==> flow/design.v <==
module rad4_reference(
    input [31:0] x,
    input [10:0] y,
    output [31:0] p
    );
    wire [5:0] sign_factor;
    wire [32:0] PP_5;
    wire [32:0] PP_4;
    wire [32:0] PP_3;
    wire [32:0] PP_2;
    wire [32:0] PP_1;
    wire [32:0] PP_0;
    wire [2:0] tmp1;
    wire [2:0] tmp0;
    assign tmp1 = {y[10],y[10:9]}; 
    assign tmp0 = {y[1:0],1'b0};
    rad4_BE PP5_gen(
        .x1(tmp1),
        .y(x),
        .sign_factor(sign_factor[5]),
        .PP(PP_5)
        );
    rad4_BE PP4_gen(
        .x1(y[9:7]),
        .y(x),
        .sign_factor(sign_factor[4]),
        .PP(PP_4)
        );
    rad4_BE PP3_gen(
        .x1(y[7:5]),
        .y(x),
        .sign_factor(sign_factor[3]),
        .PP(PP_3)
        );
    rad4_BE PP2_gen(
        .x1(y[5:3]),
        .y(x),
        .sign_factor(sign_factor[2]),
        .PP(PP_2)
        );
    rad4_BE PP1_gen(
        .x1(y[3:1]),
        .y(x),
        .sign_factor(sign_factor[1]),
        .PP(PP_1)
        );
    rad4_BE PP0_gen(
        .x1(tmp0),
        .y(x),
        .sign_factor(sign_factor[0]),
        .PP(PP_0)
        );
    PP_add Final(
        .sign_factor(sign_factor),
        .PP_5(PP_5),
        .PP_4(PP_4),
        .PP_3(PP_3),
        .PP_2(PP_2),
        .PP_1(PP_1),
        .PP_0(PP_0),
        .p(p)
        );
endmodule
module rad4_BE(
    input [2:0] x1,
    input [31:0] y,
    output sign_factor,
    output [32:0] PP
    );
    wire one, two, sign;
    code encode_block(
        .one(one),
        .two(two),
        .sign(sign),
        .y2(x1[2]),
        .y1(x1[1]),
        .y0(x1[0])
        );
    wire [32:0] tmp1_pp; 
    assign tmp1_pp = {y[31],y};  
    wire [33:0] out1;
    assign out1[0] = sign;
    genvar i;
    generate
        for ( i = 0; i < 33; i = i+1 )
            begin : pp_rad4_first 
            product pp_pr(tmp1_pp[i],out1[i],one,two,sign,PP[i],out1[i+1]);
            end
    endgenerate
    sgn_gen sign_gen(one,two,sign,sign_factor);
endmodule
module code(one,two,sign,y2,y1,y0);  
	input y2,y1,y0;                     
	output one,two,sign;                
	wire [1:0]k;                        
	xor x1(one,y0,y1);                  
	xor x2(k[1],y2,y1);                 
	not n1(k[0],one);                   
	and a1(two,k[0],k[1]);              
	assign sign=y2;                     
endmodule   
module product(x1,x0,one,two,sign,p,i);
	input x1,x0,sign,one,two;
	output p,i;
	wire [1:0] k;
	xor xo1(i,x1,sign);
	and a1(k[1],i,one);
	and a0(k[0],x0,two);
	or o1(p,k[1],k[0]);
endmodule
module sgn_gen(one,two,sign,sign_factor);
    input sign,one,two;
    output sign_factor;
    wire k;
    or o1(k,one,two);
    and a1(sign_factor,sign,k);
endmodule
module PP_add(
    input [5:0] sign_factor,
    input [32:0] PP_5,
    input [32:0] PP_4,
    input [32:0] PP_3,
    input [32:0] PP_2,
    input [32:0] PP_1,
    input [32:0] PP_0,
    output [31:0] p
    );
    wire [5:0] E_MSB;
    assign E_MSB[0] = ~ PP_0[32];
    assign E_MSB[1] = ~ PP_1[32];
    assign E_MSB[2] = ~ PP_2[32];
    assign E_MSB[3] = ~ PP_3[32];
    assign E_MSB[4] = ~ PP_4[32];
    assign E_MSB[5] = ~ PP_5[32];
    wire [33:0] sum00_FA;
    wire [33:0] carry00_FA;
    wire [33:0] tmp001_FA;
    wire [33:0] tmp002_FA;
    wire [33:0] tmp003_FA;
    assign tmp001_FA = {E_MSB[0],{3{PP_0[32]}},PP_0[32:4],PP_0[2]};
    assign tmp002_FA = {E_MSB[1],PP_1[32],PP_1[32:2],PP_1[0]};
    assign tmp003_FA = {PP_2,sign_factor[1]};
    genvar i001;
    generate
        for (i001 = 0; i001 < 34; i001 = i001 + 1)
            begin : pp_fad00
            FAd pp_fad(tmp001_FA[i001],tmp002_FA[i001], tmp003_FA[i001], carry00_FA[i001],sum00_FA[i001]);
            end
    endgenerate
    wire [1:0] sum00_HA;
    wire [1:0] carry00_HA;
    wire [1:0] tmp001_HA;
    wire [1:0] tmp002_HA;
    assign tmp001_HA = {1'b1,PP_0[3]};
    assign tmp002_HA = {PP_2[32],PP_1[1]};
    genvar i002;
    generate
        for (i002 = 0; i002 < 2; i002 = i002 + 1)
            begin : pp_had00
            HAd pp_had(tmp001_HA[i002],tmp002_HA[i002],carry00_HA[i002],sum00_HA[i002]);
            end
    endgenerate
    wire [32:0] sum01_FA;
    wire [32:0] carry01_FA;
    wire [32:0] tmp011_FA;
    wire [32:0] tmp012_FA;
    wire [32:0] tmp013_FA;
    assign tmp011_FA = {1'b1,E_MSB[3],PP_3[32],PP_3[32:4],PP_3[2]};
    assign tmp012_FA = {PP_4[32],PP_4[32:2],PP_4[0]};
    assign tmp013_FA = {PP_5[31:0],sign_factor[4]};
    genvar i011;
    generate
        for (i011 = 0; i011 < 33; i011 = i011 + 1)
            begin : pp_fad01
            FAd pp_fad(tmp011_FA[i011],tmp012_FA[i011], tmp013_FA[i011], carry01_FA[i011],sum01_FA[i011]);
            end
    endgenerate
    wire [1:0] sum01_HA;
    wire [1:0] carry01_HA;
    wire [1:0] tmp011_HA;
    wire [1:0] tmp012_HA;
    assign tmp011_HA = {E_MSB[4],PP_3[3]};
    assign tmp012_HA = {PP_5[32],PP_4[1]};
    genvar i012;
    generate
        for (i012 = 0; i012 < 2; i012 = i012 + 1)
            begin : pp_had01
            HAd pp_had(tmp011_HA[i012],tmp012_HA[i012],carry01_HA[i012],sum01_HA[i012]);
            end
    endgenerate
    wire [33:0] sum10_FA;
    wire [33:0] carry10_FA;
    wire [33:0] tmp101_FA;
    wire [33:0] tmp102_FA;
    wire [33:0] tmp103_FA;
    assign tmp101_FA = {E_MSB[2],sum00_HA[1],sum00_FA[33:3],sum00_FA[1]};
    assign tmp102_FA = {carry00_HA[1],carry00_FA[33:2],carry00_HA[0]};
    assign tmp103_FA = {sum01_FA[29:1],sum01_HA[0],sum01_FA[0],PP_3[1:0],sign_factor[2]};
    genvar i010;
    generate
        for (i010 = 0; i010 < 34; i010 = i010 + 1)
            begin : pp_fad10
            FAd pp_fad(tmp101_FA[i010],tmp102_FA[i010], tmp103_FA[i010], carry10_FA[i010],sum10_FA[i010]);
            end
    endgenerate
    wire [1:0] sum10_HA;
    wire [1:0] carry10_HA;
    wire [1:0] tmp101_HA;
    wire [1:0] tmp102_HA;
    assign tmp101_HA = {1'b1,sum00_FA[2]};
    assign tmp102_HA = {sum01_FA[30],carry00_FA[1]};
    genvar i013;
    generate
        for (i013 = 0; i013 < 2; i013 = i013 + 1)
            begin : pp_had11
            HAd pp_had(tmp101_HA[i013],tmp102_HA[i013],carry10_HA[i013],sum10_HA[i013]);
            end
    endgenerate
    wire [32:0] sum20_FA;
    wire [32:0] carry20_FA;
    wire [32:0] tmp201_FA;
    wire [32:0] tmp202_FA;
    wire [32:0] tmp203_FA;
    assign tmp201_FA = {carry10_HA[1],sum10_HA[1],sum10_FA[33:4],sum10_FA[1]};
    assign tmp202_FA = {sum01_FA[31],carry10_FA[33:3],carry10_HA[0]};
    assign tmp203_FA = {carry01_FA[30:1],carry01_HA[0],carry01_FA[0],sign_factor[3]};
    genvar i020;
    generate
        for (i020 = 0; i020 < 33; i020 = i020 + 1)
            begin : pp_fad20
            FAd pp_fad(tmp201_FA[i020],tmp202_FA[i020], tmp203_FA[i020], carry20_FA[i020],sum20_FA[i020]);
            end
    endgenerate
    wire [3:0] sum20_HA;
    wire [3:0] carry20_HA;
    wire [3:0] tmp201_HA;
    wire [3:0] tmp202_HA;
    assign tmp201_HA = {sum01_HA[1],sum01_FA[32],sum10_FA[3:2]};
    assign tmp202_HA = {carry01_FA[32:31],carry10_FA[2:1]};
    genvar i021;
    generate
        for (i021 = 0; i021 < 4; i021 = i021 + 1)
            begin : pp_had21
            HAd pp_had(tmp201_HA[i021],tmp202_HA[i021],carry20_HA[i021],sum20_HA[i021]);
            end
    endgenerate
    wire  sum30_FA;
    wire  carry30_FA;
    FAd pp_fad(sum20_FA[2],carry20_FA[1], sign_factor[5], carry30_FA,sum30_FA);
    wire [32:0] sum30_HA;
    wire [32:0] carry30_HA;
    wire [32:0] tmp301_HA;
    wire [32:0] tmp302_HA;
    assign tmp301_HA = {carry01_HA[1],sum20_HA[3:2],sum20_FA[32:3]};
    assign tmp302_HA = {carry20_HA[3:2],carry20_FA[32:2]};
    genvar i031;
    generate
        for (i031 = 0; i031 < 33; i031 = i031 + 1)
            begin : pp_had31
            HAd pp_had(tmp301_HA[i031],tmp302_HA[i031],carry30_HA[i031],sum30_HA[i031]);
            end
    endgenerate
    wire [44:0] tmp_sum;
    wire [44:0] tmp_add1;
    wire [44:0] tmp_add2;
    assign tmp_add1 = {1'b0,sum30_HA,sum30_FA,sum20_FA[1],sum20_HA[1:0],sum20_FA[0],sum10_HA[0],sum10_FA[0],sum00_HA[0],sum00_FA[0],PP_0[1:0]};
    assign tmp_add2 = {carry30_HA,carry30_FA,1'b0,carry20_HA[1:0],carry20_FA[0],1'b0,carry10_FA[0],1'b0,carry00_FA[0],2'b0,sign_factor[0]}; 
    assign tmp_sum = tmp_add1 + tmp_add2;
    assign p = tmp_sum[41:10];
endmodule
module FAd(a,b,c,cy,sm);
	input a,b,c;
	output cy,sm;
	wire x,y,z;
	xor x1(x,a,b);
	xor x2(sm,x,c);
	and a1(y,a,b);
	and a2(z,x,c);
	or o1(cy,y,z);
endmodule 
module HAd(a,b,cy,sm);
	input a,b;
	output cy,sm;
	xor x1(sm,a,b);
	and a1(cy,a,b);
endmodule 
module rad4_reference1(
    input [31:0] x,
    input [10:0] y,
    output [31:0] p
    );
    wire [5:0] sign_factor;
    wire [32:0] PP_5;
    wire [32:0] PP_4;
    wire [32:0] PP_3;
    wire [32:0] PP_2;
    wire [32:0] PP_1;
    wire [32:0] PP_0;
    wire [2:0] tmp1;
    wire [2:0] tmp0;
    assign tmp1 = {y[10],y[10:9]}; 
    assign tmp0 = {y[1:0],1'b0};
    rad4_BE1 PP5_gen(
        .x1(tmp1),
        .y(x),
        .sign_factor(sign_factor[5]),
        .PP(PP_5)
        );
    rad4_BE1 PP4_gen(
        .x1(y[9:7]),
        .y(x),
        .sign_factor(sign_factor[4]),
        .PP(PP_4)
        );
    rad4_BE1 PP3_gen(
        .x1(y[7:5]),
        .y(x),
        .sign_factor(sign_factor[3]),
        .PP(PP_3)
        );
    rad4_BE1 PP2_gen(
        .x1(y[5:3]),
        .y(x),
        .sign_factor(sign_factor[2]),
        .PP(PP_2)
        );
    rad4_BE1 PP1_gen(
        .x1(y[3:1]),
        .y(x),
        .sign_factor(sign_factor[1]),
        .PP(PP_1)
        );
    rad4_BE1 PP0_gen(
        .x1(tmp0),
        .y(x),
        .sign_factor(sign_factor[0]),
        .PP(PP_0)
        );
    PP_add1 Final(
        .sign_factor(sign_factor),
        .PP_5(PP_5),
        .PP_4(PP_4),
        .PP_3(PP_3),
        .PP_2(PP_2),
        .PP_1(PP_1),
        .PP_0(PP_0),
        .p(p)
        );
endmodule
module rad4_BE1(
    input [2:0] x1,
    input [31:0] y,
    output sign_factor,
    output [32:0] PP
    );
    wire one, two, sign;
    code1 encode1_block(
        .one(one),
        .two(two),
        .sign(sign),
        .y2(x1[2]),
        .y1(x1[1]),
        .y0(x1[0])
        );
    wire [32:0] tmp1_pp; 
    assign tmp1_pp = {y[31],y};  
    wire [33:0] out1;
    assign out1[0] = sign;
    genvar i;
    generate
        for ( i = 0; i < 33; i = i+1 )
            begin : pp_rad4_first 
            product1 pp_pr(tmp1_pp[i],out1[i],one,two,sign,PP[i],out1[i+1]);
            end
    endgenerate
    assign sign_factor = sign & (one | two);
endmodule
module code1(one,two,sign,y2,y1,y0);  
	input y2,y1,y0;                     
	output one,two,sign;                
	wire [1:0]k;                        
	xor x1(one,y0,y1);                  
	xor x2(k[1],y2,y1);                 
	not n1(k[0],one);                   
	and a1(two,k[0],k[1]);              
	assign sign=y2;                     
endmodule   
module product1(x1,x0,one,two,sign,p,i);
	input x1,x0,sign,one,two;
	output p,i;
	wire [1:0] k;
	xor xo1(i,x1,sign);
	and a1(k[1],i,one);
	and a0(k[0],x0,two);
	or o1(p,k[1],k[0]);
endmodule
module PP_add1(
    input [5:0] sign_factor,
    input [32:0] PP_5,
    input [32:0] PP_4,
    input [32:0] PP_3,
    input [32:0] PP_2,
    input [32:0] PP_1,
    input [32:0] PP_0,
    output [31:0] p
    );
    wire [5:0] E_MSB;
    assign E_MSB[0] = ~ PP_0[32];
    assign E_MSB[1] = ~ PP_1[32];
    assign E_MSB[2] = ~ PP_2[32];
    assign E_MSB[3] = ~ PP_3[32];
    assign E_MSB[4] = ~ PP_4[32];
    assign E_MSB[5] = ~ PP_5[32];
    wire [33:0] sum00_FA;
    wire [33:0] carry00_FA;
    wire [33:0] tmp001_FA;
    wire [33:0] tmp002_FA;
    wire [33:0] tmp003_FA;
    assign tmp001_FA = {E_MSB[0],{3{PP_0[32]}},PP_0[32:4],PP_0[2]};
    assign tmp002_FA = {E_MSB[1],PP_1[32],PP_1[32:2],PP_1[0]};
    assign tmp003_FA = {PP_2,sign_factor[1]};
    genvar i001;
    generate
        for (i001 = 0; i001 < 34; i001 = i001 + 1)
            begin : pp_FAd100
            FAd1 pp_FAd1(tmp001_FA[i001],tmp002_FA[i001], tmp003_FA[i001], carry00_FA[i001],sum00_FA[i001]);
            end
    endgenerate
    wire [1:0] sum00_HA;
    wire [1:0] carry00_HA;
    wire [1:0] tmp001_HA;
    wire [1:0] tmp002_HA;
    assign tmp001_HA = {1'b1,PP_0[3]};
    assign tmp002_HA = {PP_2[32],PP_1[1]};
    genvar i002;
    generate
        for (i002 = 0; i002 < 2; i002 = i002 + 1)
            begin : pp_HAd100
            HAd1 pp_HAd1(tmp001_HA[i002],tmp002_HA[i002],carry00_HA[i002],sum00_HA[i002]);
            end
    endgenerate
    wire [32:0] sum01_FA;
    wire [32:0] carry01_FA;
    wire [32:0] tmp011_FA;
    wire [32:0] tmp012_FA;
    wire [32:0] tmp013_FA;
    assign tmp011_FA = {1'b1,E_MSB[3],PP_3[32],PP_3[32:4],PP_3[2]};
    assign tmp012_FA = {PP_4[32],PP_4[32:2],PP_4[0]};
    assign tmp013_FA = {PP_5[31:0],sign_factor[4]};
    genvar i011;
    generate
        for (i011 = 0; i011 < 33; i011 = i011 + 1)
            begin : pp_FAd101
            FAd1 pp_FAd1(tmp011_FA[i011],tmp012_FA[i011], tmp013_FA[i011], carry01_FA[i011],sum01_FA[i011]);
            end
    endgenerate
    wire [1:0] sum01_HA;
    wire [1:0] carry01_HA;
    wire [1:0] tmp011_HA;
    wire [1:0] tmp012_HA;
    assign tmp011_HA = {E_MSB[4],PP_3[3]};
    assign tmp012_HA = {PP_5[32],PP_4[1]};
    genvar i012;
    generate
        for (i012 = 0; i012 < 2; i012 = i012 + 1)
            begin : pp_HAd101
            HAd1 pp_HAd1(tmp011_HA[i012],tmp012_HA[i012],carry01_HA[i012],sum01_HA[i012]);
            end
    endgenerate
    wire [33:0] sum10_FA;
    wire [33:0] carry10_FA;
    wire [33:0] tmp101_FA;
    wire [33:0] tmp102_FA;
    wire [33:0] tmp103_FA;
    assign tmp101_FA = {E_MSB[2],sum00_HA[1],sum00_FA[33:3],sum00_FA[1]};
    assign tmp102_FA = {carry00_HA[1],carry00_FA[33:2],carry00_HA[0]};
    assign tmp103_FA = {sum01_FA[29:1],sum01_HA[0],sum01_FA[0],PP_3[1:0],sign_factor[2]};
    genvar i010;
    generate
        for (i010 = 0; i010 < 34; i010 = i010 + 1)
            begin : pp_FAd110
            FAd1 pp_FAd1(tmp101_FA[i010],tmp102_FA[i010], tmp103_FA[i010], carry10_FA[i010],sum10_FA[i010]);
            end
    endgenerate
    wire [1:0] sum10_HA;
    wire [1:0] carry10_HA;
    wire [1:0] tmp101_HA;
    wire [1:0] tmp102_HA;
    assign tmp101_HA = {1'b1,sum00_FA[2]};
    assign tmp102_HA = {sum01_FA[30],carry00_FA[1]};
    genvar i013;
    generate
        for (i013 = 0; i013 < 2; i013 = i013 + 1)
            begin : pp_HAd111
            HAd1 pp_HAd1(tmp101_HA[i013],tmp102_HA[i013],carry10_HA[i013],sum10_HA[i013]);
            end
    endgenerate
    wire [32:0] sum20_FA;
    wire [32:0] carry20_FA;
    wire [32:0] tmp201_FA;
    wire [32:0] tmp202_FA;
    wire [32:0] tmp203_FA;
    assign tmp201_FA = {carry10_HA[1],sum10_HA[1],sum10_FA[33:4],sum10_FA[1]};
    assign tmp202_FA = {sum01_FA[31],carry10_FA[33:3],carry10_HA[0]};
    assign tmp203_FA = {carry01_FA[30:1],carry01_HA[0],carry01_FA[0],sign_factor[3]};
    genvar i020;
    generate
        for (i020 = 0; i020 < 33; i020 = i020 + 1)
            begin : pp_FAd120
            FAd1 pp_FAd1(tmp201_FA[i020],tmp202_FA[i020], tmp203_FA[i020], carry20_FA[i020],sum20_FA[i020]);
            end
    endgenerate
    wire [3:0] sum20_HA;
    wire [3:0] carry20_HA;
    wire [3:0] tmp201_HA;
    wire [3:0] tmp202_HA;
    assign tmp201_HA = {sum01_HA[1],sum01_FA[32],sum10_FA[3:2]};
    assign tmp202_HA = {carry01_FA[32:31],carry10_FA[2:1]};
    genvar i021;
    generate
        for (i021 = 0; i021 < 4; i021 = i021 + 1)
            begin : pp_HAd121
            HAd1 pp_HAd1(tmp201_HA[i021],tmp202_HA[i021],carry20_HA[i021],sum20_HA[i021]);
            end
    endgenerate
    wire  sum30_FA;
    wire  carry30_FA;
    FAd1 pp_FAd1(sum20_FA[2],carry20_FA[1], sign_factor[5], carry30_FA,sum30_FA);
    wire [32:0] sum30_HA;
    wire [32:0] carry30_HA;
    wire [32:0] tmp301_HA;
    wire [32:0] tmp302_HA;
    assign tmp301_HA = {carry01_HA[1],sum20_HA[3:2],sum20_FA[32:3]};
    assign tmp302_HA = {carry20_HA[3:2],carry20_FA[32:2]};
    genvar i031;
    generate
        for (i031 = 0; i031 < 33; i031 = i031 + 1)
            begin : pp_HAd131
            HAd1 pp_HAd1(tmp301_HA[i031],tmp302_HA[i031],carry30_HA[i031],sum30_HA[i031]);
            end
    endgenerate
    wire [44:0] tmp_sum;
    wire [44:0] tmp_add1;
    wire [44:0] tmp_add2;
    assign tmp_add1 = {1'b0,sum30_HA,sum30_FA,sum20_FA[1],sum20_HA[1:0],sum20_FA[0],sum10_HA[0],sum10_FA[0],sum00_HA[0],sum00_FA[0],PP_0[1:0]};
    assign tmp_add2 = {carry30_HA,carry30_FA,1'b0,carry20_HA[1:0],carry20_FA[0],1'b0,carry10_FA[0],1'b0,carry00_FA[0],2'b0,sign_factor[0]}; 
    assign tmp_sum = tmp_add1 + tmp_add2;
    assign p = tmp_sum[41:10];
endmodule
module FAd1(a,b,c,cy,sm);
	input a,b,c;
	output cy,sm;
	wire x,y,z;
	xor x1(x,a,b);
	xor x2(sm,x,c);
	and a1(y,a,b);
	and a2(z,x,c);
	or o1(cy,y,z);
endmodule 
module HAd1(a,b,cy,sm);
	input a,b;
	output cy,sm;
	xor x1(sm,a,b);
	and a1(cy,a,b);
endmodule 
module rad4_reference2(
    input [31:0] x,
    input [10:0] y,
    output [31:0] p
    );
    wire [5:0] sign_factor;
    wire [32:0] PP_5;
    wire [32:0] PP_4;
    wire [32:0] PP_3;
    wire [32:0] PP_2;
    wire [32:0] PP_1;
    wire [32:0] PP_0;
    wire [2:0] tmp1;
    wire [2:0] tmp0;
    assign tmp1 = {y[10],y[10:9]}; 
    assign tmp0 = {y[1:0],1'b0};
    rad4_BE2 PP5_gen(
        .x1(tmp1),
        .y(x),
        .sign_factor(sign_factor[5]),
        .PP(PP_5)
        );
    rad4_BE2 PP4_gen(
        .x1(y[9:7]),
        .y(x),
        .sign_factor(sign_factor[4]),
        .PP(PP_4)
        );
    rad4_BE2 PP3_gen(
        .x1(y[7:5]),
        .y(x),
        .sign_factor(sign_factor[3]),
        .PP(PP_3)
        );
    rad4_BE2 PP2_gen(
        .x1(y[5:3]),
        .y(x),
        .sign_factor(sign_factor[2]),
        .PP(PP_2)
        );
    rad4_BE2 PP1_gen(
        .x1(y[3:1]),
        .y(x),
        .sign_factor(sign_factor[1]),
        .PP(PP_1)
        );
    rad4_BE2 PP0_gen(
        .x1(tmp0),
        .y(x),
        .sign_factor(sign_factor[0]),
        .PP(PP_0)
        );
    PP_add2 Final(
        .sign_factor(sign_factor),
        .PP_5(PP_5),
        .PP_4(PP_4),
        .PP_3(PP_3),
        .PP_2(PP_2),
        .PP_1(PP_1),
        .PP_0(PP_0),
        .p(p)
        );
endmodule
module rad4_BE2(
    input [2:0] x1,
    input [31:0] y,
    output sign_factor,
    output [32:0] PP
    );
    wire one, two, sign;
    code2 encode2_block(
        .one(one),
        .two(two),
        .sign(sign),
        .y2(x1[2]),
        .y1(x1[1]),
        .y0(x1[0])
        );
    wire [32:0] tmp1_pp; 
    assign tmp1_pp = {y[31],y};  
    wire [33:0] out1;
    assign out1[0] = sign;
    genvar i;
    generate
        for ( i = 0; i < 33; i = i+1 )
            begin : pp_rad4_first 
            product2 pp_pr(tmp1_pp[i],out1[i],one,two,sign,PP[i],out1[i+1]);
            end
    endgenerate
    assign sign_factor = sign & (one | two);
endmodule
module code2(one,two,sign,y2,y1,y0);  
	input y2,y1,y0;                     
	output one,two,sign;                
	wire [1:0]k;                        
	xor x1(one,y0,y1);                  
	xor x2(k[1],y2,y1);                 
	not n1(k[0],one);                   
	and a1(two,k[0],k[1]);              
	assign sign=y2;                     
endmodule   
module product2(x1,x0,one,two,sign,p,i);
	input x1,x0,sign,one,two;
	output p,i;
	wire [1:0] k;
	xor xo1(i,x1,sign);
	and a1(k[1],i,one);
	and a0(k[0],x0,two);
	or o1(p,k[1],k[0]);
endmodule
module PP_add2(
    input [5:0] sign_factor,
    input [32:0] PP_5,
    input [32:0] PP_4,
    input [32:0] PP_3,
    input [32:0] PP_2,
    input [32:0] PP_1,
    input [32:0] PP_0,
    output [31:0] p
    );
    wire [5:0] E_MSB;
    assign E_MSB[0] = ~ PP_0[32];
    assign E_MSB[1] = ~ PP_1[32];
    assign E_MSB[2] = ~ PP_2[32];
    assign E_MSB[3] = ~ PP_3[32];
    assign E_MSB[4] = ~ PP_4[32];
    assign E_MSB[5] = ~ PP_5[32];
    wire [33:0] sum00_FA;
    wire [33:0] carry00_FA;
    wire [33:0] tmp001_FA;
    wire [33:0] tmp002_FA;
    wire [33:0] tmp003_FA;
    assign tmp001_FA = {E_MSB[0],{3{PP_0[32]}},PP_0[32:4],PP_0[2]};
    assign tmp002_FA = {E_MSB[1],PP_1[32],PP_1[32:2],PP_1[0]};
    assign tmp003_FA = {PP_2,sign_factor[1]};
    genvar i001;
    generate
        for (i001 = 0; i001 < 34; i001 = i001 + 1)
            begin : pp_FAd200
            FAd2 pp_FAd2(tmp001_FA[i001],tmp002_FA[i001], tmp003_FA[i001], carry00_FA[i001],sum00_FA[i001]);
            end
    endgenerate
    wire [1:0] sum00_HA;
    wire [1:0] carry00_HA;
    wire [1:0] tmp001_HA;
    wire [1:0] tmp002_HA;
    assign tmp001_HA = {1'b1,PP_0[3]};
    assign tmp002_HA = {PP_2[32],PP_1[1]};
    genvar i002;
    generate
        for (i002 = 0; i002 < 2; i002 = i002 + 1)
            begin : pp_HAd200
            HAd2 pp_HAd2(tmp001_HA[i002],tmp002_HA[i002],carry00_HA[i002],sum00_HA[i002]);
            end
    endgenerate
    wire [32:0] sum01_FA;
    wire [32:0] carry01_FA;
    wire [32:0] tmp011_FA;
    wire [32:0] tmp012_FA;
    wire [32:0] tmp013_FA;
    assign tmp011_FA = {1'b1,E_MSB[3],PP_3[32],PP_3[32:4],PP_3[2]};
    assign tmp012_FA = {PP_4[32],PP_4[32:2],PP_4[0]};
    assign tmp013_FA = {PP_5[31:0],sign_factor[4]};
    genvar i011;
    generate
        for (i011 = 0; i011 < 33; i011 = i011 + 1)
            begin : pp_FAd201
            FAd2 pp_FAd2(tmp011_FA[i011],tmp012_FA[i011], tmp013_FA[i011], carry01_FA[i011],sum01_FA[i011]);
            end
    endgenerate
    wire [1:0] sum01_HA;
    wire [1:0] carry01_HA;
    wire [1:0] tmp011_HA;
    wire [1:0] tmp012_HA;
    assign tmp011_HA = {E_MSB[4],PP_3[3]};
    assign tmp012_HA = {PP_5[32],PP_4[1]};
    genvar i012;
    generate
        for (i012 = 0; i012 < 2; i012 = i012 + 1)
            begin : pp_HAd201
            HAd2 pp_HAd2(tmp011_HA[i012],tmp012_HA[i012],carry01_HA[i012],sum01_HA[i012]);
            end
    endgenerate
    wire [33:0] sum10_FA;
    wire [33:0] carry10_FA;
    wire [33:0] tmp101_FA;
    wire [33:0] tmp102_FA;
    wire [33:0] tmp103_FA;
    assign tmp101_FA = {E_MSB[2],sum00_HA[1],sum00_FA[33:3],sum00_FA[1]};
    assign tmp102_FA = {carry00_HA[1],carry00_FA[33:2],carry00_HA[0]};
    assign tmp103_FA = {sum01_FA[29:1],sum01_HA[0],sum01_FA[0],PP_3[1:0],sign_factor[2]};
    genvar i010;
    generate
        for (i010 = 0; i010 < 34; i010 = i010 + 1)
            begin : pp_FAd210
            FAd2 pp_FAd2(tmp101_FA[i010],tmp102_FA[i010], tmp103_FA[i010], carry10_FA[i010],sum10_FA[i010]);
            end
    endgenerate
    wire [1:0] sum10_HA;
    wire [1:0] carry10_HA;
    wire [1:0] tmp101_HA;
    wire [1:0] tmp102_HA;
    assign tmp101_HA = {1'b1,sum00_FA[2]};
    assign tmp102_HA = {sum01_FA[30],carry00_FA[1]};
    genvar i013;
    generate
        for (i013 = 0; i013 < 2; i013 = i013 + 1)
            begin : pp_HAd211
            HAd2 pp_HAd2(tmp101_HA[i013],tmp102_HA[i013],carry10_HA[i013],sum10_HA[i013]);
            end
    endgenerate
    wire [32:0] sum20_FA;
    wire [32:0] carry20_FA;
    wire [32:0] tmp201_FA;
    wire [32:0] tmp202_FA;
    wire [32:0] tmp203_FA;
    assign tmp201_FA = {carry10_HA[1],sum10_HA[1],sum10_FA[33:4],sum10_FA[1]};
    assign tmp202_FA = {sum01_FA[31],carry10_FA[33:3],carry10_HA[0]};
    assign tmp203_FA = {carry01_FA[30:1],carry01_HA[0],carry01_FA[0],sign_factor[3]};
    genvar i020;
    generate
        for (i020 = 0; i020 < 33; i020 = i020 + 1)
            begin : pp_FAd220
            FAd2 pp_FAd2(tmp201_FA[i020],tmp202_FA[i020], tmp203_FA[i020], carry20_FA[i020],sum20_FA[i020]);
            end
    endgenerate
    wire [3:0] sum20_HA;
    wire [3:0] carry20_HA;
    wire [3:0] tmp201_HA;
    wire [3:0] tmp202_HA;
    assign tmp201_HA = {sum01_HA[1],sum01_FA[32],sum10_FA[3:2]};
    assign tmp202_HA = {carry01_FA[32:31],carry10_FA[2:1]};
    genvar i021;
    generate
        for (i021 = 0; i021 < 4; i021 = i021 + 1)
            begin : pp_HAd221
            HAd2 pp_HAd2(tmp201_HA[i021],tmp202_HA[i021],carry20_HA[i021],sum20_HA[i021]);
            end
    endgenerate
    wire  sum30_FA;
    wire  carry30_FA;
    FAd2 pp_FAd2(sum20_FA[2],carry20_FA[1], sign_factor[5], carry30_FA,sum30_FA);
    wire [32:0] sum30_HA;
    wire [32:0] carry30_HA;
    wire [32:0] tmp301_HA;
    wire [32:0] tmp302_HA;
    assign tmp301_HA = {carry01_HA[1],sum20_HA[3:2],sum20_FA[32:3]};
    assign tmp302_HA = {carry20_HA[3:2],carry20_FA[32:2]};
    genvar i031;
    generate
        for (i031 = 0; i031 < 33; i031 = i031 + 1)
            begin : pp_HAd231
            HAd2 pp_HAd2(tmp301_HA[i031],tmp302_HA[i031],carry30_HA[i031],sum30_HA[i031]);
            end
    endgenerate
    wire [44:0] tmp_sum;
    wire [44:0] tmp_add1;
    wire [44:0] tmp_add2;
    assign tmp_add1 = {1'b0,sum30_HA,sum30_FA,sum20_FA[1],sum20_HA[1:0],sum20_FA[0],sum10_HA[0],sum10_FA[0],sum00_HA[0],sum00_FA[0],PP_0[1:0]};
    assign tmp_add2 = {carry30_HA,carry30_FA,1'b0,carry20_HA[1:0],carry20_FA[0],1'b0,carry10_FA[0],1'b0,carry00_FA[0],2'b0,sign_factor[0]}; 
    assign tmp_sum = tmp_add1 + tmp_add2;
    assign p = tmp_sum[41:10];
endmodule
module FAd2(a,b,c,cy,sm);
	input a,b,c;
	output cy,sm;
	wire x,y,z;
	xor x1(x,a,b);
	xor x2(sm,x,c);
	and a1(y,a,b);
	and a2(z,x,c);
	or o1(cy,y,z);
endmodule 
module HAd2(a,b,cy,sm);
	input a,b;
	output cy,sm;
	xor x1(sm,a,b);
	and a1(cy,a,b);
endmodule 
module rad4_reference3(
    input [31:0] x,
    input [10:0] y,
    output [31:0] p
    );
    wire [5:0] sign_factor;
    wire [32:0] PP_5;
    wire [32:0] PP_4;
    wire [32:0] PP_3;
    wire [32:0] PP_2;
    wire [32:0] PP_1;
    wire [32:0] PP_0;
    wire [2:0] tmp1;
    wire [2:0] tmp0;
    assign tmp1 = {y[10],y[10:9]}; 
    assign tmp0 = {y[1:0],1'b0};
    rad4_BE3 PP5_gen(
        .x1(tmp1),
        .y(x),
        .sign_factor(sign_factor[5]),
        .PP(PP_5)
        );
    rad4_BE3 PP4_gen(
        .x1(y[9:7]),
        .y(x),
        .sign_factor(sign_factor[4]),
        .PP(PP_4)
        );
    rad4_BE3 PP3_gen(
        .x1(y[7:5]),
        .y(x),
        .sign_factor(sign_factor[3]),
        .PP(PP_3)
        );
    rad4_BE3 PP2_gen(
        .x1(y[5:3]),
        .y(x),
        .sign_factor(sign_factor[2]),
        .PP(PP_2)
        );
    rad4_BE3 PP1_gen(
        .x1(y[3:1]),
        .y(x),
        .sign_factor(sign_factor[1]),
        .PP(PP_1)
        );
    rad4_BE3 PP0_gen(
        .x1(tmp0),
        .y(x),
        .sign_factor(sign_factor[0]),
        .PP(PP_0)
        );
    PP_add3 Final(
        .sign_factor(sign_factor),
        .PP_5(PP_5),
        .PP_4(PP_4),
        .PP_3(PP_3),
        .PP_2(PP_2),
        .PP_1(PP_1),
        .PP_0(PP_0),
        .p(p)
        );
endmodule
module rad4_BE3(
    input [2:0] x1,
    input [31:0] y,
    output sign_factor,
    output [32:0] PP
    );
    wire one, two, sign;
    code3 encode3_block(
        .one(one),
        .two(two),
        .sign(sign),
        .y2(x1[2]),
        .y1(x1[1]),
        .y0(x1[0])
        );
    wire [32:0] tmp1_pp; 
    assign tmp1_pp = {y[31],y};  
    wire [33:0] out1;
    assign out1[0] = sign;
    genvar i;
    generate
        for ( i = 0; i < 33; i = i+1 )
            begin : pp_rad4_first 
            product3 pp_pr(tmp1_pp[i],out1[i],one,two,sign,PP[i],out1[i+1]);
            end
    endgenerate
    assign sign_factor = sign & (one | two);
endmodule
module code3(one,two,sign,y2,y1,y0);  
	input y2,y1,y0;                     
	output one,two,sign;                
	wire [1:0]k;                        
	xor x1(one,y0,y1);                  
	xor x2(k[1],y2,y1);                 
	not n1(k[0],one);                   
	and a1(two,k[0],k[1]);              
	assign sign=y2;                     
endmodule   
module product3(x1,x0,one,two,sign,p,i);
	input x1,x0,sign,one,two;
	output p,i;
	wire [1:0] k;
	xor xo1(i,x1,sign);
	and a1(k[1],i,one);
	and a0(k[0],x0,two);
	or o1(p,k[1],k[0]);
endmodule
module PP_add3(
    input [5:0] sign_factor,
    input [32:0] PP_5,
    input [32:0] PP_4,
    input [32:0] PP_3,
    input [32:0] PP_2,
    input [32:0] PP_1,
    input [32:0] PP_0,
    output [31:0] p
    );
    wire [5:0] E_MSB;
    assign E_MSB[0] = ~ PP_0[32];
    assign E_MSB[1] = ~ PP_1[32];
    assign E_MSB[2] = ~ PP_2[32];
    assign E_MSB[3] = ~ PP_3[32];
    assign E_MSB[4] = ~ PP_4[32];
    assign E_MSB[5] = ~ PP_5[32];
    wire [33:0] sum00_FA;
    wire [33:0] carry00_FA;
    wire [33:0] tmp001_FA;
    wire [33:0] tmp002_FA;
    wire [33:0] tmp003_FA;
    assign tmp001_FA = {E_MSB[0],{3{PP_0[32]}},PP_0[32:4],PP_0[2]};
    assign tmp002_FA = {E_MSB[1],PP_1[32],PP_1[32:2],PP_1[0]};
    assign tmp003_FA = {PP_2,sign_factor[1]};
    genvar i001;
    generate
        for (i001 = 0; i001 < 34; i001 = i001 + 1)
            begin : pp_FAd300
            FAd3 pp_FAd3(tmp001_FA[i001],tmp002_FA[i001], tmp003_FA[i001], carry00_FA[i001],sum00_FA[i001]);
            end
    endgenerate
    wire [1:0] sum00_HA;
    wire [1:0] carry00_HA;
    wire [1:0] tmp001_HA;
    wire [1:0] tmp002_HA;
    assign tmp001_HA = {1'b1,PP_0[3]};
    assign tmp002_HA = {PP_2[32],PP_1[1]};
    genvar i002;
    generate
        for (i002 = 0; i002 < 2; i002 = i002 + 1)
            begin : pp_HAd300
            HAd3 pp_HAd3(tmp001_HA[i002],tmp002_HA[i002],carry00_HA[i002],sum00_HA[i002]);
            end
    endgenerate
    wire [32:0] sum01_FA;
    wire [32:0] carry01_FA;
    wire [32:0] tmp011_FA;
    wire [32:0] tmp012_FA;
    wire [32:0] tmp013_FA;
    assign tmp011_FA = {1'b1,E_MSB[3],PP_3[32],PP_3[32:4],PP_3[2]};
    assign tmp012_FA = {PP_4[32],PP_4[32:2],PP_4[0]};
    assign tmp013_FA = {PP_5[31:0],sign_factor[4]};
    genvar i011;
    generate
        for (i011 = 0; i011 < 33; i011 = i011 + 1)
            begin : pp_FAd301
            FAd3 pp_FAd3(tmp011_FA[i011],tmp012_FA[i011], tmp013_FA[i011], carry01_FA[i011],sum01_FA[i011]);
            end
    endgenerate
    wire [1:0] sum01_HA;
    wire [1:0] carry01_HA;
    wire [1:0] tmp011_HA;
    wire [1:0] tmp012_HA;
    assign tmp011_HA = {E_MSB[4],PP_3[3]};
    assign tmp012_HA = {PP_5[32],PP_4[1]};
    genvar i012;
    generate
        for (i012 = 0; i012 < 2; i012 = i012 + 1)
            begin : pp_HAd301
            HAd3 pp_HAd3(tmp011_HA[i012],tmp012_HA[i012],carry01_HA[i012],sum01_HA[i012]);
            end
    endgenerate
    wire [33:0] sum10_FA;
    wire [33:0] carry10_FA;
    wire [33:0] tmp101_FA;
    wire [33:0] tmp102_FA;
    wire [33:0] tmp103_FA;
    assign tmp101_FA = {E_MSB[2],sum00_HA[1],sum00_FA[33:3],sum00_FA[1]};
    assign tmp102_FA = {carry00_HA[1],carry00_FA[33:2],carry00_HA[0]};
    assign tmp103_FA = {sum01_FA[29:1],sum01_HA[0],sum01_FA[0],PP_3[1:0],sign_factor[2]};
    genvar i010;
    generate
        for (i010 = 0; i010 < 34; i010 = i010 + 1)
            begin : pp_FAd310
            FAd3 pp_FAd3(tmp101_FA[i010],tmp102_FA[i010], tmp103_FA[i010], carry10_FA[i010],sum10_FA[i010]);
            end
    endgenerate
    wire [1:0] sum10_HA;
    wire [1:0] carry10_HA;
    wire [1:0] tmp101_HA;
    wire [1:0] tmp102_HA;
    assign tmp101_HA = {1'b1,sum00_FA[2]};
    assign tmp102_HA = {sum01_FA[30],carry00_FA[1]};
    genvar i013;
    generate
        for (i013 = 0; i013 < 2; i013 = i013 + 1)
            begin : pp_HAd311
            HAd3 pp_HAd3(tmp101_HA[i013],tmp102_HA[i013],carry10_HA[i013],sum10_HA[i013]);
            end
    endgenerate
    wire [32:0] sum20_FA;
    wire [32:0] carry20_FA;
    wire [32:0] tmp201_FA;
    wire [32:0] tmp202_FA;
    wire [32:0] tmp203_FA;
    assign tmp201_FA = {carry10_HA[1],sum10_HA[1],sum10_FA[33:4],sum10_FA[1]};
    assign tmp202_FA = {sum01_FA[31],carry10_FA[33:3],carry10_HA[0]};
    assign tmp203_FA = {carry01_FA[30:1],carry01_HA[0],carry01_FA[0],sign_factor[3]};
    genvar i020;
    generate
        for (i020 = 0; i020 < 33; i020 = i020 + 1)
            begin : pp_FAd320
            FAd3 pp_FAd3(tmp201_FA[i020],tmp202_FA[i020], tmp203_FA[i020], carry20_FA[i020],sum20_FA[i020]);
            end
    endgenerate
    wire [3:0] sum20_HA;
    wire [3:0] carry20_HA;
    wire [3:0] tmp201_HA;
    wire [3:0] tmp202_HA;
    assign tmp201_HA = {sum01_HA[1],sum01_FA[32],sum10_FA[3:2]};
    assign tmp202_HA = {carry01_FA[32:31],carry10_FA[2:1]};
    genvar i021;
    generate
        for (i021 = 0; i021 < 4; i021 = i021 + 1)
            begin : pp_HAd321
            HAd3 pp_HAd3(tmp201_HA[i021],tmp202_HA[i021],carry20_HA[i021],sum20_HA[i021]);
            end
    endgenerate
    wire  sum30_FA;
    wire  carry30_FA;
    FAd3 pp_FAd3(sum20_FA[2],carry20_FA[1], sign_factor[5], carry30_FA,sum30_FA);
    wire [32:0] sum30_HA;
    wire [32:0] carry30_HA;
    wire [32:0] tmp301_HA;
    wire [32:0] tmp302_HA;
    assign tmp301_HA = {carry01_HA[1],sum20_HA[3:2],sum20_FA[32:3]};
    assign tmp302_HA = {carry20_HA[3:2],carry20_FA[32:2]};
    genvar i031;
    generate
        for (i031 = 0; i031 < 33; i031 = i031 + 1)
            begin : pp_HAd331
            HAd3 pp_HAd3(tmp301_HA[i031],tmp302_HA[i031],carry30_HA[i031],sum30_HA[i031]);
            end
    endgenerate
    wire [44:0] tmp_sum;
    wire [44:0] tmp_add1;
    wire [44:0] tmp_add2;
    assign tmp_add1 = {1'b0,sum30_HA,sum30_FA,sum20_FA[1],sum20_HA[1:0],sum20_FA[0],sum10_HA[0],sum10_FA[0],sum00_HA[0],sum00_FA[0],PP_0[1:0]};
    assign tmp_add2 = {carry30_HA,carry30_FA,1'b0,carry20_HA[1:0],carry20_FA[0],1'b0,carry10_FA[0],1'b0,carry00_FA[0],2'b0,sign_factor[0]}; 
    assign tmp_sum = tmp_add1 + tmp_add2;
    assign p = tmp_sum[41:10];
endmodule
module FAd3(a,b,c,cy,sm);
	input a,b,c;
	output cy,sm;
	wire x,y,z;
	xor x1(x,a,b);
	xor x2(sm,x,c);
	and a1(y,a,b);
	and a2(z,x,c);
	or o1(cy,y,z);
endmodule 
module HAd3(a,b,cy,sm);
	input a,b;
	output cy,sm;
	xor x1(sm,a,b);
	and a1(cy,a,b);
endmodule 
module fos_exact_tra_v1(
    input [31:0] x_in,
    input [10:0] a1,
    input clk,
    input reset,
    output [31:0] y_out);
    wire [31:0] b1x;
    wire [31:0] a1y;
    wire signed [31:0] sum0_next;
    wire signed [31:0] sum1;
    reg signed [31:0] sum0;
    rad4_reference mult(sum1,a1,a1y);
    assign y_out = sum0 + x_in;
    assign sum1 = y_out;
    assign sum0_next = a1y - x_in;
    always @ (posedge clk)
    if (reset) begin
        sum0 <= 32'b0;
    end else begin
        sum0 <= sum0_next;
    end
endmodule
module fos_exact_v1(
    input [31:0] x_in,
    input [10:0] a1,
    input clk,
    input reset,
    output [31:0] y_out);
    wire signed [31:0] Data_feedforward;
    wire signed [31:0] Data_feedback;
    wire signed [31:0] sum0;
    reg signed  [31:0] Samples_in1; 
    reg signed  [31:0] Samples_in2; 
    reg signed  [31:0] Samples_out; 
    assign Data_feedforward = {Samples_in2}; 
    assign y_out = Samples_in1 - Data_feedforward - Data_feedback; 
    rad4_reference mult(Samples_out,a1,Data_feedback);
   always @ (posedge clk) 
   if(reset == 1) begin
         Samples_in1 <= 0; 
         Samples_in2 <= 0; 
         Samples_out <= 0; 
      end 
   else begin 
      Samples_in1 <= x_in; 
      Samples_in2 <= Samples_in1; 
      Samples_out <= y_out; 
   end 
endmodule
module fos_exact_tra_v2(
    input [31:0] x_in,
    input [10:0] a1,
    input clk,
    input reset,
    output [31:0] y_out);
    wire [31:0] b1x;
    wire [31:0] a1y;
    wire signed [31:0] sum0_next;
    wire signed [31:0] sum1;
    reg signed [31:0] sum0;
    rad4_reference1 mult(sum1,a1,a1y);
    assign y_out = sum0 + x_in;
    assign sum1 = y_out;
    assign sum0_next = a1y - x_in;
    always @ (posedge clk)
    if (reset) begin
        sum0 <= 32'b0;
    end else begin
        sum0 <= sum0_next;
    end
endmodule
module fos_exact_v2(
    input [31:0] x_in,
    input [10:0] a1,
    input clk,
    input reset,
    output [31:0] y_out);
    wire signed [31:0] Data_feedforward;
    wire signed [31:0] Data_feedback;
    wire signed [31:0] sum0;
    reg signed  [31:0] Samples_in1; 
    reg signed  [31:0] Samples_in2; 
    reg signed  [31:0] Samples_out; 
    assign Data_feedforward = {Samples_in2}; 
    assign y_out = Samples_in1 - Data_feedforward - Data_feedback; 
    rad4_reference1 mult(Samples_out,a1,Data_feedback);
   always @ (posedge clk) 
   if(reset == 1) begin
         Samples_in1 <= 0; 
         Samples_in2 <= 0; 
         Samples_out <= 0; 
      end 
   else begin 
      Samples_in1 <= x_in; 
      Samples_in2 <= Samples_in1; 
      Samples_out <= y_out; 
   end 
endmodule
module fos_exact_tra_v3(
    input [31:0] x_in,
    input [10:0] a1,
    input [10:0] b1,
    input clk,
    input reset,
    output [31:0] y_out);
    wire [31:0] b1x;
    wire [31:0] a1y;
    wire signed [31:0] sum0_next;
    wire signed [31:0] sum1;
    reg signed [31:0] sum0;
    rad4_reference2 mult(x_in,b1,b1x);
    rad4_reference2 mult2(sum1,a1,a1y);
    assign y_out = sum0 + x_in;
    assign sum1 = y_out;
    assign sum0_next = b1x + a1y;
    always @ (posedge clk)
    if (reset) begin
        sum0 <= 32'b0;
    end else begin
        sum0 <= sum0_next;
    end
endmodule
module fos_exact_v3(
    input [31:0] x_in,
    input [10:0] a1,
    input [10:0] b1,
    input clk,
    input reset,
    output [31:0] y_out);
    wire signed [31:0] Data_feedforward;
    wire signed [31:0] Data_feedback;
    wire signed [31:0] sum0;
    reg signed  [31:0] Samples_in1; 
    reg signed  [31:0] Samples_in2; 
    reg signed  [31:0] Samples_out; 
    assign y_out = Samples_in1 + Data_feedforward - Data_feedback; 
    rad4_reference2 mult(Samples_out,a1,Data_feedback);
    rad4_reference2 mult1(Samples_in2,b1,Data_feedforward);                     
   always @ (posedge clk) 
   if(reset == 1) begin
         Samples_in1 <= 0; 
         Samples_in2 <= 0; 
         Samples_out <= 0; 
      end 
   else begin 
      Samples_in1 <= x_in; 
      Samples_in2 <= Samples_in1; 
      Samples_out <= y_out; 
   end 
endmodule
module fos_exact_tra_v4(
    input [31:0] x_in,
    input [10:0] a1,
    input clk,
    input reset,
    output [31:0] y_out);
    wire [31:0] b1x;
    wire [31:0] a1y;
    wire signed [31:0] sum0_next;
    wire signed [31:0] sum1;
    reg signed [31:0] sum0;
    rad4_reference3 mult(sum1,a1,a1y);
    assign y_out = sum0 + x_in;
    assign sum1 = y_out;
    assign sum0_next = a1y;
    always @ (posedge clk)
    if (reset) begin
        sum0 <= 32'b0;
    end else begin
        sum0 <= sum0_next;
    end
endmodule
module fos_exact_v4(
    input [31:0] x_in,
    input [10:0] a1,
    input clk,
    input reset,
    output [31:0] y_out);
    wire signed [31:0] Data_feedforward;
    wire signed [31:0] Data_feedback;
    wire signed [31:0] sum0;
    reg signed  [31:0] Samples_in1; 
    reg signed  [31:0] Samples_in2; 
    reg signed  [31:0] Samples_out; 
    assign y_out = Samples_in1 - Data_feedback; 
    rad4_reference3 mult(Samples_out,a1,Data_feedback);
   always @ (posedge clk) 
   if(reset == 1) begin
         Samples_in1 <= 0; 
         Samples_in2 <= 0; 
         Samples_out <= 0; 
      end 
   else begin 
      Samples_in1 <= x_in; 
      Samples_in2 <= Samples_in1; 
      Samples_out <= y_out; 
   end 
endmodule
module a_filter_reference_32x11(
    input [31:0] x_in,
    input clk,
    input [5:0] reset,
    output [31:0] y_out);
    wire [10:0] a1_1;
    wire [10:0] a1_2;
    wire [10:0] a1_3;
    wire [10:0] a1_4;
    wire [10:0] b1;
    assign a1_1 = -11'sd208;
    assign a1_2 = -11'sd1021;
    assign a1_3 = -11'sd930;
    assign a1_4 = -11'sd1010;
    assign b1 = 11'sd307;
    wire [31:0] y_1;
    wire [31:0] y_2;
    wire [31:0] y_3;
    wire [31:0] y_4;
    wire [31:0] y_5;
    fos_exact_v4 first_stage(x_in,a1_4,clk,reset[0],y_1);
    fos_exact_v3 second_stage(y_1,a1_3,b1,clk,reset[1],y_2);
    fos_exact_v2 third_stage(y_2,a1_2,clk,reset[2],y_3);
    fos_exact_v2 fourth_stage(y_3,a1_2,clk,reset[3],y_4);
    fos_exact_v1 fifth_stage(y_4,a1_1,clk,reset[4],y_5);
    fos_exact_v1 sixth_stage(y_5,a1_1,clk,reset[5],y_out);
endmodule
Reports on a_filter_reference_32x11

What the tools print for a_filter_reference_32x11, step after step.
Lines are those of the file above, counted from 1.
A cell with n/a has no value.

Top: a_filter_reference_32x11
Clock: clk
Standard-cell library: sky130hd
Library corner: tt_025C_1v80

Word level

Source: Yosys, flattened and elaborated, memories not mapped. Widths are those after wreduce; folded enables and synchronous resets count as part of the registers. Registers that Yosys merges into a memory's read port (data or address) are not register bits. Print and check cells do not count. Equal cells are merged and count once.

Flip-flop bits (word level): 544
Bits of input ports: 39
Output and inout bits: 32
Elaborated cells: 3106

Add/sub/neg operators: 18
Bitwise gates (word level): 3071

Operators by type and width:

| operator          | number |
| XOR 1 bit         | 1277 |
| AND 1 bit         | 1261 |
| subtractor 32 bit | 10 |
| OR 1 bit          | 298 |
| adder 42 bit      | 7 |
| NOT 1 bit         | 235 |
| adder 32 bit      | 1 |

Longest topological paths

Yosys ltp: most cells in a row. Word level: on the elaborated netlist, between registers, memories and ports. Mapped: between sequential cells and ports; inverters and the memories' decode and read muxes count.

Depth in word-level cells: 14
ABC_AREA: 0
Mapped depth: 33
Gate-level depth less buffers: 33

After synthesis

The flow's flattened synthesis, as Yosys stat reports it; memories are mapped. The netlist is that of the ABC_AREA named above (0 if unset); the other value can give another one.

Cell types:

| type                      | number | area in all (sq um) |
| sky130_fd_sc_hd__ha_1     | 1128   | 1.41E+04 |
| sky130_fd_sc_hd__dfxtp_1  | 544    | 1.09E+04 |
| sky130_fd_sc_hd__fa_1     | 430    | 8.61E+03 |
| sky130_fd_sc_hd__inv_1    | 1581   | 5.93E+03 |
| sky130_fd_sc_hd__nor2_1   | 625    | 2346 |
| sky130_fd_sc_hd__xnor2_1  | 222    | 1.94E+03 |
| sky130_fd_sc_hd__a21oi_1  | 295    | 1.48E+03 |
| sky130_fd_sc_hd__a21o_1   | 165    | 1.24E+03 |
| sky130_fd_sc_hd__xor2_1   | 141    | 1.23E+03 |
| sky130_fd_sc_hd__o21ai_0  | 145    | 725.696 |
| sky130_fd_sc_hd__nor2b_1  | 109    | 681.904 |
| sky130_fd_sc_hd__nand2_1  | 147    | 551.779 |
| sky130_fd_sc_hd__o21a_1   | 57     | 427.91 |
| sky130_fd_sc_hd__nor3_1   | 84     | 420.403 |
| sky130_fd_sc_hd__o21bai_1 | 44     | 330.317 |
| sky130_fd_sc_hd__nand3_1  | 65     | 325.312 |
| sky130_fd_sc_hd__nand2b_1 | 47     | 294.032 |
| sky130_fd_sc_hd__and2_1   | 45     | 281.52 |

Not listed: further types 58, cells in them 483.

Standard cells after synthesis: 6357
Cell area after synthesis: 55318.1 sq um
Sequential part of the area: 10890.4 sq um
Flip-flop cells: 544
Buffer cells: 77

By module: a second synthesis without flattening, with its own total; a netlist apart from the flattened one above.

Cells (unflattened synthesis): 9980
Area total of the unflattened synthesis: 95354.0 sq um

Rows give one instance, submodules left out.

By module:

| module           | instances | cells | area (sq um) | sequential area (sq um) |
| fos_exact_v1     | 2         | 607   | 5689.2       | 1921.8 |
| fos_exact_v2     | 2         | 607   | 5689.2       | 1921.8 |
| (name not given) | 396       | 2     | 17.5         | 0.0 |
| (name not given) | 396       | 2     | 17.5         | 0.0 |
| (name not given) | 396       | 2     | 17.5         | 0.0 |
| FAd              | 270       | 1     | 20.0         | 0.0 |
| FAd1             | 270       | 1     | 20.0         | 0.0 |
| FAd2             | 270       | 1     | 20.0         | 0.0 |
| fos_exact_v3     | 1         | 606   | 5336.4       | 1921.8 |
| PP_add           | 2         | 327   | 2199.6       | 0.0 |
| PP_add1          | 2         | 327   | 2199.6       | 0.0 |
| PP_add2          | 2         | 327   | 2199.6       | 0.0 |
| fos_exact_v4     | 1         | 406   | 3535.9       | 1281.2 |
| (name not given) | 198       | 2     | 17.5         | 0.0 |

Modules not listed: 20.

Timing after synthesis

Source: OpenSTA report_checks on the synthesized netlist (no wires, ideal clock, input and output delay 20% of the period each), path of least setup slack; recovery checks are left aside. Register names are those of the netlist, which keeps one name where synthesis merged equal registers.

Path type: register -> output
Start point: register sixth_stage.Samples_out[10]
End point: output y_out[28]
Period: 9.0 ns
External output delay: 1.800 ns
Launch time at the first pin: 0.000 ns
Arrival: 6.100 ns
Required time: 7.200 ns
Setup slack: 1.100 ns
Path delay: 6.100 ns
Stages: 29
Path buffers: 1
Synthesis period reached: 7.9 ns

"path delay" is the arrival time less input delay plus setup time.
At an output port there is no setup time.
"stages": output pins that drive a net of the path, with the launching flip-flop's if there is one; two outputs of one cell count as two.
"synthesis period reached" = period - worst setup slack (recovery checks aside). The figure is calculated, with input and output delays left at 20% of the set period.
The rows between start and end are the longest chain of elaborated cells between them; the timing report does not say that the signal goes this way. Where chains are equally long, one stands for them.
Each line given opens the expression or statement behind the cell; cells for indexed reads and writes are added by Yosys, which also makes memories of some case tables.

Cells stage by stage: sky130_fd_sc_hd__dfxtp_1 -> sky130_fd_sc_hd__inv_1 -> sky130_fd_sc_hd__ha_1 -> sky130_fd_sc_hd__ha_1 -> sky130_fd_sc_hd__inv_1 -> sky130_fd_sc_hd__fa_1 -> sky130_fd_sc_hd__inv_1 -> sky130_fd_sc_hd__ha_1 -> sky130_fd_sc_hd__ha_1 -> sky130_fd_sc_hd__and3_1 -> sky130_fd_sc_hd__a221o_1 -> sky130_fd_sc_hd__a21oi_1 -> sky130_fd_sc_hd__o2bb2ai_1 -> sky130_fd_sc_hd__a211oi_1 -> sky130_fd_sc_hd__nor2_1 -> sky130_fd_sc_hd__a21oi_1 -> sky130_fd_sc_hd__xnor2_1 -> sky130_fd_sc_hd__fa_1 -> sky130_fd_sc_hd__inv_1 -> sky130_fd_sc_hd__ha_1 -> sky130_fd_sc_hd__buf_1 -> sky130_fd_sc_hd__nand2_1 -> sky130_fd_sc_hd__a21o_1 -> sky130_fd_sc_hd__a31o_2 -> sky130_fd_sc_hd__a31oi_1 -> sky130_fd_sc_hd__o21ai_0 -> sky130_fd_sc_hd__a21oi_1 -> sky130_fd_sc_hd__o21ai_0 -> sky130_fd_sc_hd__o31a_1
Cells in the longest elaborated chain: 9
Elaborated cells on any way between the ends: 57
RTL lines with such cells: 9
Those cells by class: add/sub (2); logic (55)

RTL lines, path after synthesis:

| element           | line | RTL |
| start, declared   | 1157 | `reg signed  [31:0] Samples_out;` |
| start, assigned   | 1165 | `Samples_out <= 0;` |
| start, assigned   | 1170 | `Samples_out <= y_out;` |
| NOT 1 bit         | n/a  |  |
| XOR 1 bit         | 275  | `xor x1(x,a,b);` |
| XOR 1 bit         | 276  | `xor x2(sm,x,c);` |
| XOR 1 bit         | 275  |  |
| AND 1 bit         | 278  | `and a2(z,x,c);` |
| OR 1 bit          | 279  | `or o1(cy,y,z);` |
| XOR 1 bit         | 284  | `xor x1(sm,a,b);` |
| adder 42 bit      | 268  | `assign tmp_sum = tmp_add1 + tmp_add2;` |
| subtractor 32 bit | 1159 | `assign y_out = Samples_in1 - Data_feedforward - Data_feedback;` |
| end, declared     | 1326 | `output [31:0] y_out);` |

Worst path after layout

Path of least setup slack in the final report of entry A (OpenROAD, finished layout, wires in). Where an end is a register, its clock arrival counts in the times.

Path type: register -> output
Start point: register sixth_stage.Samples_out[9]
End point: output y_out[28]
Period: 9.0 ns
External output delay: 1.80 ns
Launch time at the first pin: 0.63 ns
Arrival: 7.02 ns
Required time: 7.20 ns
Setup slack: 0.18 ns
Stages: 34
Path buffers: 6

The rows between start and end are the longest chain of elaborated cells between them; the timing report does not say that the signal goes this way. Where chains are equally long, one stands for them.

Cells stage by stage: sky130_fd_sc_hd__dfxtp_2 -> sky130_fd_sc_hd__inv_1 -> sky130_fd_sc_hd__ha_1 -> sky130_fd_sc_hd__ha_1 -> sky130_fd_sc_hd__inv_1 -> sky130_fd_sc_hd__fa_1 -> sky130_fd_sc_hd__inv_1 -> sky130_fd_sc_hd__ha_4 -> sky130_fd_sc_hd__ha_4 -> sky130_fd_sc_hd__and3_4 -> sky130_fd_sc_hd__a221o_1 -> sky130_fd_sc_hd__a21oi_4 -> sky130_fd_sc_hd__buf_4 -> sky130_fd_sc_hd__buf_6 -> sky130_fd_sc_hd__nand2b_4 -> sky130_fd_sc_hd__and2_4 -> sky130_fd_sc_hd__o21a_1 -> sky130_fd_sc_hd__nor2_2 -> sky130_fd_sc_hd__xnor2_1 -> sky130_fd_sc_hd__fa_1 -> sky130_fd_sc_hd__inv_2 -> sky130_fd_sc_hd__ha_4 -> sky130_fd_sc_hd__a21o_1 -> sky130_fd_sc_hd__a21oi_2 -> sky130_fd_sc_hd__nor3b_4 -> sky130_fd_sc_hd__a31o_4 -> sky130_fd_sc_hd__a31oi_4 -> sky130_fd_sc_hd__buf_6 -> sky130_fd_sc_hd__o21ai_2 -> sky130_fd_sc_hd__buf_6 -> sky130_fd_sc_hd__a21oi_4 -> sky130_fd_sc_hd__buf_4 -> sky130_fd_sc_hd__o31a_1 -> sky130_fd_sc_hd__buf_2
Cells in the longest elaborated chain: 9
Elaborated cells on any way between the ends: 57
RTL lines with such cells: 9
Those cells by class: add/sub (2); logic (55)

RTL lines, path post-layout:

| element           | line | RTL |
| start, declared   | 1157 | `reg signed  [31:0] Samples_out;` |
| start, assigned   | 1165 | `Samples_out <= 0;` |
| start, assigned   | 1170 | `Samples_out <= y_out;` |
| NOT 1 bit         | n/a  |  |
| XOR 1 bit         | 275  | `xor x1(x,a,b);` |
| XOR 1 bit         | 276  | `xor x2(sm,x,c);` |
| XOR 1 bit         | 275  |  |
| AND 1 bit         | 278  | `and a2(z,x,c);` |
| OR 1 bit          | 279  | `or o1(cy,y,z);` |
| XOR 1 bit         | 284  | `xor x1(sm,a,b);` |
| adder 42 bit      | 268  | `assign tmp_sum = tmp_add1 + tmp_add2;` |
| subtractor 32 bit | 1159 | `assign y_out = Samples_in1 - Data_feedforward - Data_feedback;` |
| end, declared     | 1326 | `output [31:0] y_out);` |

--- measured runs ---
a_filter_reference_32x11 through Yosys and OpenROAD on sky130hd: 3 stored runs, unordered, with their settings and measured results. The constraints put input and output delay at 20% of the set period each and load the outputs with 0.01 pF.
"achieved period" means the clock period less the worst setup slack. The figure is calculated, with input and output delays left at 20% of the set period.
"time on the worst setup path" = time allowed to the worst setup path (clock period - input delay - output delay, where it has them) - its slack; a late launch clock adds to it, a late capture clock takes from it.

## Entry A

==> flow/run.sh <==
#!/bin/bash
# the make line also repeats the synthesis and layout settings of config.mk as NAME=value (left out here)
make -C /OpenROAD-flow-scripts/flow DESIGN_CONFIG=/design/flow/config.mk WORK_HOME=/design/flow/orfs CLKGATE_MAP_FILE= finish
==> flow/config.mk <==
export PLATFORM = sky130hd
export DESIGN_NAME = a_filter_reference_32x11
export DESIGN_NICKNAME = a_filter_reference_32x11
export VERILOG_FILES = /design/flow/design.v
export SDC_FILE = /design/flow/constraint.sdc
export NUM_CORES = 4
export LEC_CHECK = 0
export CAP_MARGIN = 20
export CORE_MARGIN = 2
export CORE_UTILIZATION = 40
export SLEW_MARGIN = 20
==> flow/constraint.sdc <==
create_clock -name core_clock -period 9.0 [get_ports {clk}]
set_input_delay 1.8000 -clock core_clock [delete_from_list [all_inputs] [get_ports {clk}]]
set_output_delay 1.8000 -clock core_clock [all_outputs]
set_load 0.01 [all_outputs]

| result of entry A | value |
|---|---|
| setup slack of the worst path | 0.179 ns |
| achieved period | 8.821 ns |
| worst-case hold slack | 0.461 ns |
| time on the worst setup path | 7.02 ns |
| critical path kind | register -> output |
| sum of negative setup slack | 0.000 ns |
| area of the standard cells in the finished layout | 61238.7 sq um |
| chip area after synthesis (Yosys) | 55318.1 sq um |
| overall die area | 141286.0 sq um |

## Entry B

==> flow/run.sh <==
#!/bin/bash
# the make line also repeats the synthesis and layout settings of config.mk as NAME=value (left out here)
make -C /OpenROAD-flow-scripts/flow DESIGN_CONFIG=/design/flow/config.mk WORK_HOME=/design/flow/orfs CLKGATE_MAP_FILE= finish
==> flow/config.mk <==
export PLATFORM = sky130hd
export DESIGN_NAME = a_filter_reference_32x11
export DESIGN_NICKNAME = a_filter_reference_32x11
export VERILOG_FILES = /design/flow/design.v
export SDC_FILE = /design/flow/constraint.sdc
export NUM_CORES = 4
export LEC_CHECK = 0
export ABC_AREA = 1
export CAP_MARGIN = 30
export CELL_PAD_IN_SITES_GLOBAL_PLACEMENT = 2
export CORE_ASPECT_RATIO = 1.52
export CORE_MARGIN = 2
export CORE_UTILIZATION = 46
export CTS_CLUSTER_DIAMETER = 289
export CTS_CLUSTER_SIZE = 85
export GPL_ROUTABILITY_DRIVEN = 0
export GPL_TIMING_DRIVEN = 0
export MAX_ROUTING_LAYER = met4
export SETUP_SLACK_MARGIN = -0.16
export SLEW_MARGIN = 15
==> flow/constraint.sdc <==
create_clock -name core_clock -period 6.45 [get_ports {clk}]
set_input_delay 1.2900 -clock core_clock [delete_from_list [all_inputs] [get_ports {clk}]]
set_output_delay 1.2900 -clock core_clock [all_outputs]
set_load 0.01 [all_outputs]

| result of entry B | value |
|---|---|
| setup slack of the worst path | -1.047 ns |
| achieved period | 7.497 ns |
| worst-case hold slack | 0.429 ns |
| time on the worst setup path | 6.21 ns |
| critical path kind | register -> output |
| sum of negative setup slack | -21.046 ns |
| area of the standard cells in the finished layout | 74192.4 sq um |
| chip area after synthesis (Yosys) | 63297.0 sq um |
| overall die area | 140652.0 sq um |

## Entry C

==> flow/run.sh <==
#!/bin/bash
# the make line also repeats the synthesis and layout settings of config.mk as NAME=value (left out here)
make -C /OpenROAD-flow-scripts/flow DESIGN_CONFIG=/design/flow/config.mk WORK_HOME=/design/flow/orfs CLKGATE_MAP_FILE= finish
==> flow/config.mk <==
export PLATFORM = sky130hd
export DESIGN_NAME = a_filter_reference_32x11
export DESIGN_NICKNAME = a_filter_reference_32x11
export VERILOG_FILES = /design/flow/design.v
export SDC_FILE = /design/flow/constraint.sdc
export NUM_CORES = 4
export LEC_CHECK = 0
export ABC_AREA = 1
export CAP_MARGIN = 15
export CELL_PAD_IN_SITES_GLOBAL_PLACEMENT = 2
export CORE_ASPECT_RATIO = 0.83
export CORE_MARGIN = 2
export CORE_UTILIZATION = 46
export CTS_CLUSTER_DIAMETER = 289
export CTS_CLUSTER_SIZE = 85
export GPL_ROUTABILITY_DRIVEN = 0
export GPL_TIMING_DRIVEN = 0
export SETUP_SLACK_MARGIN = -0.16
export SLEW_MARGIN = 15
==> flow/constraint.sdc <==
create_clock -name core_clock -period 6.45 [get_ports {clk}]
set_input_delay 1.2900 -clock core_clock [delete_from_list [all_inputs] [get_ports {clk}]]
set_output_delay 1.2900 -clock core_clock [all_outputs]
set_load 0.01 [all_outputs]

| result of entry C | value |
|---|---|
| setup slack of the worst path | -0.993 ns |
| achieved period | 7.443 ns |
| worst-case hold slack | 0.433 ns |
| time on the worst setup path | 6.15 ns |
| critical path kind | register -> output |
| sum of negative setup slack | -19.339 ns |
| area of the standard cells in the finished layout | 74492.7 sq um |
| chip area after synthesis (Yosys) | 63297.0 sq um |
| overall die area | 140598.0 sq um |
--- end ---
